==> flow/design.v <==
module InputProcessor (
    input clk,               
    input [2:0] switches,    
    input confirm_key1,       
input confirm_key2,
    input reset_key,       
    output reg [2:0] column, 
    output reg confirm1,       
output reg confirm2,
    output reg reset        
);
    always @(posedge clk) begin
        column <= switches; 
    end
    always @(posedge clk) begin
        confirm1 <= !confirm_key1; 
	confirm2 <= !confirm_key2;
        reset <= !reset_key;      
    end
endmodule
module gameLogic(
    input clk,
    input reset,
    input [2:0] column,
    input player,
    input confirm_move,
    output reg [1:0] win,
    output reg [1:0] winner
);
    reg [83:0] grid;
    reg [83:0] grid_next;
    reg token_placed;
    reg confirm_prev;
    reg [1:0] win_next;
    wire [1:0] token = player ? 2'b01 : 2'b10;
    wire place = confirm_move && !confirm_prev;
    integer i, j;
function automatic [1:0] checkWin(input [83:0] g, input [1:0] playerToken);
    integer col, row, count, i;
begin
    checkWin = 2'b00;
    for (row = 0; row < 6; row = row + 1) begin
        count = 0;
        for (col = 0; col < 7; col = col + 1) begin
            if (g[(col*6+row)*2 +: 2] == playerToken) begin
                count = count + 1;
                if (count == 4) begin
                    checkWin = 2'b01;
                end
            end else count = 0;
        end
    end
    for (col = 0; col < 7; col = col + 1) begin
        count = 0;
        for (row = 0; row < 6; row = row + 1) begin
            if (g[(col*6+row)*2 +: 2] == playerToken) begin
                count = count + 1;
                if (count == 4) begin
                    checkWin = 2'b01;
                end
            end else count = 0;
        end
    end
    for (row = 0; row < 3; row = row + 1) begin
        for (col = 0; col < 4; col = col + 1) begin
            count = 0;
            for (i = 0; i < 4; i = i + 1) begin
                if (g[((col+i)*6+(row+i))*2 +: 2] == playerToken) begin
                    count = count + 1;
                    if (count == 4) begin
                        checkWin = 2'b01;
                    end
                end else count = 0;
            end
        end
    end
    for (row = 3; row < 6; row = row + 1) begin
        for (col = 0; col < 4; col = col + 1) begin
            count = 0;
            for (i = 0; i < 4; i = i + 1) begin
                if (g[((col+i)*6+(row-i))*2 +: 2] == playerToken) begin
                    count = count + 1;
                    if (count == 4) begin
                        checkWin = 2'b01;
                    end
                end else count = 0;
            end
        end
    end
end
endfunction
    always @* begin
        grid_next = grid;
        token_placed = 0;
        for (i = 0; i < 7; i = i + 1) begin
            if (column == i) begin
                for (j = 0; j < 6; j = j + 1) begin
                    if (!token_placed && grid[(i*6+j)*2 +: 2] == 2'b00) begin
                        grid_next[(i*6+j)*2 +: 2] = token;
                        token_placed = 1;
                    end
                end
            end
        end
        win_next = checkWin(grid_next, token);
    end
    always @(posedge clk) begin
        confirm_prev <= confirm_move;
    end
    always @(posedge clk or posedge reset) begin
        if (reset) begin
            grid <= 84'd0;
            win <= 2'b00;
            winner <= 2'b00;
        end else if (place && token_placed) begin
            grid <= grid_next;
            win <= win_next;
            winner <= win_next[0] ? token : 2'b00;
        end
    end
endmodule
module control(
    input clk,                 
    input reset,               
    input [2:0] column_select, 
    input confirm_move1,
    input confirm_move2,       
    output reg [1:0] current_player, 
    output reg game_over,      
	 output [1:0] winner
);
    parameter IDLE_STATE = 3'b000,
              PLAYER1_TURN = 3'b001,
              PLAYER2_TURN = 3'b010,
              CHECK_MOVE = 3'b011,
				  win_state = 3'b100;
    reg [2:0] state; 
wire confirm_move = (current_player==2'b01)?confirm_move1:confirm_move2;
    wire [1:0]win;
    gameLogic game_logic(
        .clk(clk),
        .reset(reset),
        .column(column_select),
        .player(current_player == 2'b01), 
        .confirm_move(confirm_move),
        .win(win),
		  .winner(winner)
    );
    always @(posedge clk or posedge reset) begin
        if (reset) begin
            state <= IDLE_STATE;
            current_player <= 2'b01;  
            game_over <= 0;
        end
        else begin
            case (state)
                IDLE_STATE: begin
                    if (confirm_move) begin
                        state <= CHECK_MOVE;
                    end
                end
                PLAYER1_TURN: begin
                    if (confirm_move) begin
                        state <= CHECK_MOVE;
                    end
                end
                PLAYER2_TURN: begin
                    if (confirm_move) begin
                        state <= CHECK_MOVE;
                    end
                end
                CHECK_MOVE: begin
                    if (win) begin
                        state <= win_state; 
                    end else begin
                        current_player <= (current_player == 2'b01) ? 2'b10 : 2'b01;
                        state <= (current_player == 2'b01) ? PLAYER1_TURN : PLAYER2_TURN;
                    end
                end
					 win_state: begin
					 game_over <= 1; 
					 end
                default: state <= IDLE_STATE;
            endcase
        end
    end
endmodule
module TopLevelModule(
    input clk,                    
    input [2:0] switches,        
    input confirm_key1,   
input confirm_key2,     
    input reset_key,            
    output [1:0] player_led,     
    output [1:0] winner_led           
);
    wire [2:0] column_select;
    wire confirm_move1;
wire confirm_move2;
    wire reset_game;
    wire [1:0] current_player;
    wire game_over;
    InputProcessor input_proc(
        .clk(clk),
        .switches(switches),
        .confirm_key1(confirm_key1),
        .confirm_key2(confirm_key2),
        .reset_key(reset_key),
        .column(column_select),
        .confirm1(confirm_move1),
.confirm2(confirm_move2),
        .reset(reset_game)
    );
    control control_unit(
        .clk(clk),
        .reset(reset_game),
        .column_select(column_select),
        .confirm_move1(confirm_move1),
        .confirm_move2(confirm_move2),
        .current_player(current_player),
        .game_over(game_over), .winner(winner_led)
    );
    assign player_led = current_player;
endmodule
Tool chain data of TopLevelModule
Each step is given for the RTL above and for the edited RTL. Lines under "before" count in the file above, lines under "after" in the edited file. "difference" is "after" less "before", of the values as shown; "relative change" is that difference over "before", in percent. The mark n/a stands for no value.

Top module: TopLevelModule. Clock: clk. Cell library: sky130hd. Timing corner: tt_025C_1v80.

Edit of the RTL
Unified diff, file above to edited file. The edited RTL no longer does the same as the RTL above: the edit was made by script, with no optimisation intended.

```diff
@@ -168,12 +168,4 @@
                     if (confirm_move) begin
                         state <= CHECK_MOVE;
-                    end
-                end
-                CHECK_MOVE: begin
-                    if (win) begin
-                        state <= win_state; 
-                    end else begin
-                        current_player <= (current_player == 2'b01) ? 2'b10 : 2'b01;
-                        state <= (current_player == 2'b01) ? PLAYER1_TURN : PLAYER2_TURN;
                     end
                 end
```

Word level
Source: Yosys, flattened and elaborated, memories not mapped. Widths are those after wreduce. Registers that Yosys merges into a memory's read port (data or address) are not register bits. Print and check cells do not count.

Cells by class: eq/ne operators (before 187, after 181, difference -6, relative change -3.21%); bitwise gates (word level) (before 2, after 0, difference -2, relative change -100.00%); reduce/logical cells (before 136, after 130, difference -6, relative change -4.41%); muxes and demuxes (before 595, after 588, difference -7, relative change -1.18%); add/sub/neg operators (before 133, after 133, difference 0, relative change 0.00%).

Operator list: 2-bit two-way mux (before 372, after 84, difference -288, relative change -77.42%); 1-bit two-way mux (before 114, after 398, difference +284, relative change +249.12%); 2-bit equality test (before 42, after 0, difference -42, relative change -100.00%); 2-bit by 1-bit equality test with 1-bit output (second input constant) (before 1, after 42, difference +41, relative change +4100.00%); 3-bit by 2-bit equality test with 1-bit output (second input constant) (before 4, after 2, difference -2, relative change -50.00%); 3-bit two-way mux (before 2, after 0, difference -2, relative change -100.00%); 1-bit NOT (before 2, after 0, difference -2, relative change -100.00%); 2-bit AND reduction (before 2, after 0, difference -2, relative change -100.00%); 1-bit logical NOT (before 45, after 44, difference -1, relative change -2.22%); 3-bit equality test (second input constant) (before 4, after 3, difference -1, relative change -25.00%); 3-bit by 1-bit equality test with 1-bit output (second input constant) (before 2, after 1, difference -1, relative change -50.00%); 3-bit logical NOT (before 2, after 1, difference -1, relative change -50.00%); 2-bit by 1-bit inequality test with 1-bit output (second input constant) (before 1, after 0, difference -1, relative change -100.00%); 3-bit parallel mux with 3-bit select (before 1, after 0, difference -1, relative change -100.00%); 2-bit nonzero test (before 1, after 0, difference -1, relative change -100.00%); 3-bit OR reduction (before 1, after 0, difference -1, relative change -100.00%); 32-bit by 2-bit adder with 32-bit output (second input constant) (before 133, after 133, difference 0, relative change 0.00%); 32-bit by 4-bit equality test with 1-bit output (second input constant) (before 133, after 133, difference 0, relative change 0.00%); 32-bit two-way mux (before 106, after 106, difference 0, relative change 0.00%); 1-bit logical AND (before 43, after 43, difference 0, relative change 0.00%); 2-bit logical NOT (before 42, after 42, difference 0, relative change 0.00%).

Bit counts: input port bits (before 7, after 7, difference 0, relative change 0.00%); word-level cells (before 1063, after 1038, difference -25, relative change -2.35%); output and inout port bits (before 4, after 4, difference 0, relative change 0.00%); register bits after elaboration (before 100, after 92, difference -8, relative change -8.00%).

Longest topological paths
Yosys ltp: most cells in a row. Word level: on the elaborated netlist, between registers, memories and ports. Mapped: between sequential cells and ports; inverters and the memories' decode and read muxes count.

Logic depth: word-level depth (before 424, after 424, difference 0, relative change 0.00%); ABC_AREA (before 0, after 0); mapped depth (before 21, after 19, difference -2, relative change -9.52%); depth with buffers taken out (before 17, after 17, difference 0, relative change 0.00%).

Mapped cells and area
Yosys stat after the flow's synthesis: flattened, memories mapped to cells. It holds for the ABC_AREA given above (unset counts as 0); a run with the other value may have another netlist.

Synthesis totals: mapped area (µm²) (before 7707.4, after 6319.8, difference -1387.6, relative change -18.00%); sequential part of the area (µm²) (before 2469.9, after 2247.2, difference -222.7, relative change -9.02%); standard cells after synthesis (before 881, after 717, difference -164, relative change -18.62%); flip-flops (before 100, after 91, difference -9, relative change -9.00%); buffer cells (before 31, after 60, difference +29, relative change +93.55%).

Cell types: sky130_fd_sc_hd__nor2_1 (before 122, after 78, difference -44, relative change -36.07%); sky130_fd_sc_hd__clkbuf_1 (before 11, after 47, difference +36, relative change +327.27%); sky130_fd_sc_hd__o31ai_1 (before 37, after 17, difference -20, relative change -54.05%); sky130_fd_sc_hd__nand2b_1 (before 4, after 24, difference +20, relative change +500.00%); sky130_fd_sc_hd__a21o_1 (before 37, after 18, difference -19, relative change -51.35%); sky130_fd_sc_hd__mux2i_1 (before 22, after 3, difference -19, relative change -86.36%); sky130_fd_sc_hd__nor3_1 (before 30, after 13, difference -17, relative change -56.67%); sky130_fd_sc_hd__and3_1 (before 21, after 4, difference -17, relative change -80.95%); sky130_fd_sc_hd__a31o_2 (before 20, after 3, difference -17, relative change -85.00%); sky130_fd_sc_hd__inv_1 (before 56, after 42, difference -14, relative change -25.00%); sky130_fd_sc_hd__o21bai_1 (before 2, after 15, difference +13, relative change +650.00%); sky130_fd_sc_hd__nand2_1 (before 38, after 27, difference -11, relative change -28.95%); sky130_fd_sc_hd__o41ai_1 (before 18, after 8, difference -10, relative change -55.56%); sky130_fd_sc_hd__buf_2 (before 12, after 2, difference -10, relative change -83.33%); sky130_fd_sc_hd__nand4_1 (before 4, after 11, difference +7, relative change +175.00%); sky130_fd_sc_hd__buf_4 (before 3, after 10, difference +7, relative change +233.33%); sky130_fd_sc_hd__dfrtp_1 (before 91, after 85, difference -6, relative change -6.59%); sky130_fd_sc_hd__or2_2 (before 10, after 4, difference -6, relative change -60.00%).

Not every row of either side is listed. The figures by module come from a second, unflattened synthesis with its own total; it is not the netlist above.

Unflattened totals: cell total of the unflattened synthesis (before 964, after 927, difference -37, relative change -3.84%); area (unflattened synthesis) (µm²) (before 8021.4, after 7742.4, difference -279.0, relative change -3.48%).

Rows give one instance, submodules left out.

Modules, before: gameLogic (cells 929, seq. area 2197.1 µm², area 7572.3 µm², instances 1); control (cells 26, seq. area 202.7 µm², area 317.8 µm², instances 1); InputProcessor (cells 9, seq. area 120.1 µm², area 131.4 µm², instances 1); TopLevelModule (cells 0, seq. area 0.0 µm², area 0.0 µm², instances 1).

Modules, after: gameLogic (cells 913, seq. area 2197.1 µm², area 7581.0 µm², instances 1); InputProcessor (cells 9, seq. area 120.1 µm², area 131.4 µm², instances 1); control (cells 5, seq. area 0.0 µm², area 30.0 µm², instances 1); TopLevelModule (cells 0, seq. area 0.0 µm², area 0.0 µm², instances 1).

Path before layout
Path of least setup slack by OpenSTA after synthesis, without wires, with an ideal clock, recovery checks aside; 20% of the period is set as input and as output delay. Where synthesis merged equal registers, the netlist keeps one of their names.

Path after synthesis: path type (before reg-to-reg, after reg-to-reg); from (before register control_unit.current_player[0], after register input_proc.column[2]); to (before register control_unit.game_logic.win[0], after register control_unit.game_logic.winner[0]); stages on the path (before 21, after 20, difference -1, relative change -4.76%); path buffers (before 3, after 2, difference -1, relative change -33.33%); arrival (ns) (before 4.538, after 4.012, difference -0.526, relative change -11.59%); required time (ns) (before 9.865, after 9.868, difference +0.003, relative change +0.03%); clock period (ns) (before 10.0, after 10.0, difference 0.0, relative change 0.00%); slack (ns) (before 5.327, after 5.857, difference +0.530); path delay (ns) (before 4.673, after 4.144, difference -0.529, relative change -11.32%); library setup time (ns) (before 0.135, after 0.132, difference -0.003); launch time at the first pin (ns) (before 0.000, after 0.000, difference 0.000); period reached after synthesis (ns) (before 4.673, after 4.143, difference -0.530, relative change -11.34%).

"path delay" is the arrival time less input delay plus setup time. "stages on the path" counts driving pins, that of a launching flip-flop among them; a cell with two outputs on the path counts twice. "period reached after synthesis" = period - worst setup slack (recovery checks aside). The figure is calculated, with input and output delays left at 20% of the set period. Between the ends stands the longest chain of elaborated cells between them, by number of cells; it is not shown to be the way that was timed. Of several equally long chains one is given. Each line given opens the expression or statement behind the cell; cells for indexed reads and writes are added by Yosys, which also makes memories of some case tables.

On the way, after synthesis, before:
Cells stage by stage: sky130_fd_sc_hd__dfstp_2 -> sky130_fd_sc_hd__clkbuf_1 -> sky130_fd_sc_hd__nand2b_1 -> sky130_fd_sc_hd__buf_2 -> sky130_fd_sc_hd__buf_1 -> sky130_fd_sc_hd__a221o_1 -> sky130_fd_sc_hd__nor2_1 -> sky130_fd_sc_hd__ha_1 -> sky130_fd_sc_hd__and2_1 -> sky130_fd_sc_hd__ha_1 -> sky130_fd_sc_hd__and2_1 -> sky130_fd_sc_hd__ha_1 -> sky130_fd_sc_hd__and2_1 -> sky130_fd_sc_hd__ha_1 -> sky130_fd_sc_hd__o2111ai_1 -> sky130_fd_sc_hd__nor2_1 -> sky130_fd_sc_hd__o211ai_1 -> sky130_fd_sc_hd__o2111ai_1 -> sky130_fd_sc_hd__or4_1 -> sky130_fd_sc_hd__nor4_4 -> sky130_fd_sc_hd__a21oi_1. Cells in the longest elaborated chain: 294. Elaborated cells between the ends (all ways): 816. Classes of those cells: add/sub (133); eq/ne (176); mux (505); reduce/logical (2).

Ends and longest elaborated chain, after synthesis, before: from (decl) (RTL line 128) `output reg [1:0] current_player,`; from (assign) (RTL line 152) `current_player <= 2'b01;`; from (assign) (RTL line 176) `current_player <= (current_player == 2'b01) ? 2'b10 : 2'b01;`; 2-bit by 1-bit equality test with 1-bit output (RTL line 144) `.player(current_player == 2'b01),`; 2-bit two-way mux (RTL line 35) `wire [1:0] token = player ? 2'b01 : 2'b10;`; 2-bit two-way mux (RTL line 98) `if (!token_placed && grid[(i*6+j)*2 +: 2] == 2'b00) begin`; 2-bit two-way mux (RTL line 96) `if (column == i) begin`; 2-bit equality test (RTL line 45) `if (g[(col*6+row)*2 +: 2] == playerToken) begin`; 1-bit two-way mux (RTL line 45); 32-bit by 2-bit adder with 32-bit output (RTL line 46) `count = count + 1;`; [280 not listed]; 2-bit two-way mux (RTL line 81) `if (g[((col+i)*6+(row-i))*2 +: 2] == playerToken) begin`; 2-bit two-way mux (RTL line 83) `if (count == 4) begin`; 2-bit two-way mux (RTL line 81); 2-bit two-way mux (RTL line 83); 2-bit two-way mux (RTL line 81); 2-bit two-way mux (RTL line 83); 2-bit two-way mux (RTL line 81); to (assign) (RTL line 113) `win <= 2'b00;`; to (assign) (RTL line 117) `win <= win_next;`; to (decl) (RTL line 27) `output reg [1:0] win,`.

On the way, after synthesis, after:
Cells stage by stage: sky130_fd_sc_hd__dfxtp_1 -> sky130_fd_sc_hd__buf_4 -> sky130_fd_sc_hd__buf_4 -> sky130_fd_sc_hd__or3b_1 -> sky130_fd_sc_hd__or4_1 -> sky130_fd_sc_hd__a21oi_2 -> sky130_fd_sc_hd__o21ai_1 -> sky130_fd_sc_hd__inv_1 -> sky130_fd_sc_hd__ha_1 -> sky130_fd_sc_hd__and2_1 -> sky130_fd_sc_hd__ha_1 -> sky130_fd_sc_hd__and2_1 -> sky130_fd_sc_hd__ha_1 -> sky130_fd_sc_hd__inv_1 -> sky130_fd_sc_hd__nor2_2 -> sky130_fd_sc_hd__o31a_1 -> sky130_fd_sc_hd__or4_1 -> sky130_fd_sc_hd__nor4_2 -> sky130_fd_sc_hd__and4_1 -> sky130_fd_sc_hd__a31oi_1. Cells in the longest elaborated chain: 423. Elaborated cells between the ends (all ways): 984. Classes of those cells: add/sub (133); eq/ne (181); mux (586); reduce/logical (84).

Ends and longest elaborated chain, after synthesis, after: from (decl) (RTL line 7) `output reg [2:0] column,`; from (assign) (RTL line 13) `column <= switches;`; 3-bit logical NOT (RTL line 96) `if (column == i) begin`; 1-bit two-way mux (RTL line 96); 1-bit logical NOT (RTL line 98) `if (!token_placed && grid[(i*6+j)*2 +: 2] == 2'b00) begin`; 1-bit logical AND (RTL line 98); 1-bit two-way mux (RTL line 98); 1-bit two-way mux (RTL line 96); 1-bit logical NOT (RTL line 98); [409 not listed]; 1-bit two-way mux (RTL line 83) `if (count == 4) begin`; 1-bit two-way mux (RTL line 81) `if (g[((col+i)*6+(row-i))*2 +: 2] == playerToken) begin`; 1-bit two-way mux (RTL line 83); 1-bit two-way mux (RTL line 81); 1-bit two-way mux (RTL line 83); 1-bit two-way mux (RTL line 81); 1-bit two-way mux (RTL line 118) `winner <= win_next[0] ? token : 2'b00;`; to (assign) (RTL line 114) `winner <= 2'b00;`; to (assign) (RTL line 118); to (decl) (RTL line 28) `output reg [1:0] winner`.

Worst path after layout
Path of least setup slack in the final report of the runs of pair 1 (OpenROAD, finished layout, wires in). Where an end is a register, its clock arrival counts in the times.

Path post-layout: path type (before reg-to-reg, after reg-to-reg); from (before register input_proc.column[0], after register input_proc.column[0]); to (before register control_unit.game_logic.winner[0], after register control_unit.game_logic.winner[0]); arrival (ns) (before 5.27, after 5.01, difference -0.26, relative change -4.93%); required time (ns) (before 5.96, after 5.96, difference 0.00, relative change 0.00%); clock period (ns) (before 5.73, after 5.73, difference 0.00, relative change 0.00%); stages on the path (before 18, after 17, difference -1, relative change -5.56%); launch time at the first pin (ns) (before 0.36, after 0.35, difference -0.01, relative change -2.78%); path buffers (before 0, after 0, difference 0); slack (ns) (before 0.68, after 0.95, difference +0.27); library setup time (ns) (before 0.13, after 0.12, difference -0.01).

Between the ends stands the longest chain of elaborated cells between them, by number of cells; it is not shown to be the way that was timed. Of several equally long chains one is given.

On the way, post-layout, before:
Cells stage by stage: sky130_fd_sc_hd__dfxtp_1 -> sky130_fd_sc_hd__or3b_1 -> sky130_fd_sc_hd__o311ai_1 -> sky130_fd_sc_hd__nand2_1 -> sky130_fd_sc_hd__o21ai_2 -> sky130_fd_sc_hd__inv_1 -> sky130_fd_sc_hd__ha_1 -> sky130_fd_sc_hd__and3_1 -> sky130_fd_sc_hd__ha_1 -> sky130_fd_sc_hd__and3_1 -> sky130_fd_sc_hd__ha_1 -> sky130_fd_sc_hd__inv_1 -> sky130_fd_sc_hd__a22o_1 -> sky130_fd_sc_hd__a311oi_1 -> sky130_fd_sc_hd__a2111oi_2 -> sky130_fd_sc_hd__a211o_1 -> sky130_fd_sc_hd__nor4_4 -> sky130_fd_sc_hd__a21oi_1. Cells in the longest elaborated chain: 423. Elaborated cells between the ends (all ways): 984. Classes of those cells: add/sub (133); eq/ne (181); mux (586); reduce/logical (84).

Ends and longest elaborated chain, post-layout, before: from (decl) (RTL line 7) `output reg [2:0] column,`; from (assign) (RTL line 13) `column <= switches;`; 3-bit logical NOT (RTL line 96) `if (column == i) begin`; 1-bit two-way mux (RTL line 96); 1-bit logical NOT (RTL line 98) `if (!token_placed && grid[(i*6+j)*2 +: 2] == 2'b00) begin`; 1-bit logical AND (RTL line 98); 1-bit two-way mux (RTL line 98); 1-bit two-way mux (RTL line 96); 1-bit logical NOT (RTL line 98); [409 not listed]; 2-bit two-way mux (RTL line 83) `if (count == 4) begin`; 2-bit two-way mux (RTL line 81) `if (g[((col+i)*6+(row-i))*2 +: 2] == playerToken) begin`; 2-bit two-way mux (RTL line 83); 2-bit two-way mux (RTL line 81); 2-bit two-way mux (RTL line 83); 2-bit two-way mux (RTL line 81); 2-bit two-way mux (RTL line 118) `winner <= win_next[0] ? token : 2'b00;`; to (assign) (RTL line 114) `winner <= 2'b00;`; to (assign) (RTL line 118); to (decl) (RTL line 28) `output reg [1:0] winner`.

On the way, post-layout, after:
Cells stage by stage: sky130_fd_sc_hd__dfxtp_1 -> sky130_fd_sc_hd__or3b_1 -> sky130_fd_sc_hd__o31a_1 -> sky130_fd_sc_hd__o21ai_0 -> sky130_fd_sc_hd__inv_1 -> sky130_fd_sc_hd__ha_1 -> sky130_fd_sc_hd__and2_1 -> sky130_fd_sc_hd__ha_1 -> sky130_fd_sc_hd__and2_1 -> sky130_fd_sc_hd__ha_1 -> sky130_fd_sc_hd__nand3b_1 -> sky130_fd_sc_hd__nand4_1 -> sky130_fd_sc_hd__a2111oi_0 -> sky130_fd_sc_hd__nand4_1 -> sky130_fd_sc_hd__nor4_2 -> sky130_fd_sc_hd__and4_1 -> sky130_fd_sc_hd__a31oi_1. Cells in the longest elaborated chain: 423. Elaborated cells between the ends (all ways): 984. Classes of those cells: add/sub (133); eq/ne (181); mux (586); reduce/logical (84).

Ends and longest elaborated chain, post-layout, after: from (decl) (RTL line 7) `output reg [2:0] column,`; from (assign) (RTL line 13) `column <= switches;`; 3-bit logical NOT (RTL line 96) `if (column == i) begin`; 1-bit two-way mux (RTL line 96); 1-bit logical NOT (RTL line 98) `if (!token_placed && grid[(i*6+j)*2 +: 2] == 2'b00) begin`; 1-bit logical AND (RTL line 98); 1-bit two-way mux (RTL line 98); 1-bit two-way mux (RTL line 96); 1-bit logical NOT (RTL line 98); [409 not listed]; 1-bit two-way mux (RTL line 83) `if (count == 4) begin`; 1-bit two-way mux (RTL line 81) `if (g[((col+i)*6+(row-i))*2 +: 2] == playerToken) begin`; 1-bit two-way mux (RTL line 83); 1-bit two-way mux (RTL line 81); 1-bit two-way mux (RTL line 83); 1-bit two-way mux (RTL line 81); 1-bit two-way mux (RTL line 118) `winner <= win_next[0] ? token : 2'b00;`; to (assign) (RTL line 114) `winner <= 2'b00;`; to (assign) (RTL line 118); to (decl) (RTL line 28) `output reg [1:0] winner`.

Layout results
Both versions went through the flow (Yosys, OpenROAD) with the same settings in each pair. Constraints: input delay and output delay 20% of the set period each, output load 0.01 pF.

Flow settings, pair 1:
CORE_UTILIZATION: 40. The figure for period_ns is 5.73. The figure for CAP_MARGIN is 20. CORE_MARGIN: 2. The entry for SLEW_MARGIN reads 20.

Results, pair 1: die size (µm²) (before 20394.7, after 16820.8, difference -3573.9, relative change -17.52%); worst setup slack after layout (ns) (before 0.684, after 0.948, difference +0.264); power consumption (mW) (before 3.823, after 1.852, difference -1.971, relative change -51.56%); utilization of the finished layout (%) (before 45.0, after 44.5, difference -0.5); achieved clock period (ns) (before 5.046, after 4.782, difference -0.264, relative change -5.23%); chip area after synthesis (Yosys) (µm²) (before 7707.4, after 6319.8, difference -1387.6, relative change -18.00%); standard-cell area of the final layout (µm²) (before 8478.1, after 6811.5, difference -1666.6, relative change -19.66%); final setup TNS (ns) (before 0.000, after 0.000, difference 0.000).

"achieved clock period" is the run's clock period less its worst setup slack. It is reckoned from that one timing run; input and output delays stay at 20% of the period that was set. "power consumption" is the tool's figure for a default switching activity; nothing was simulated.
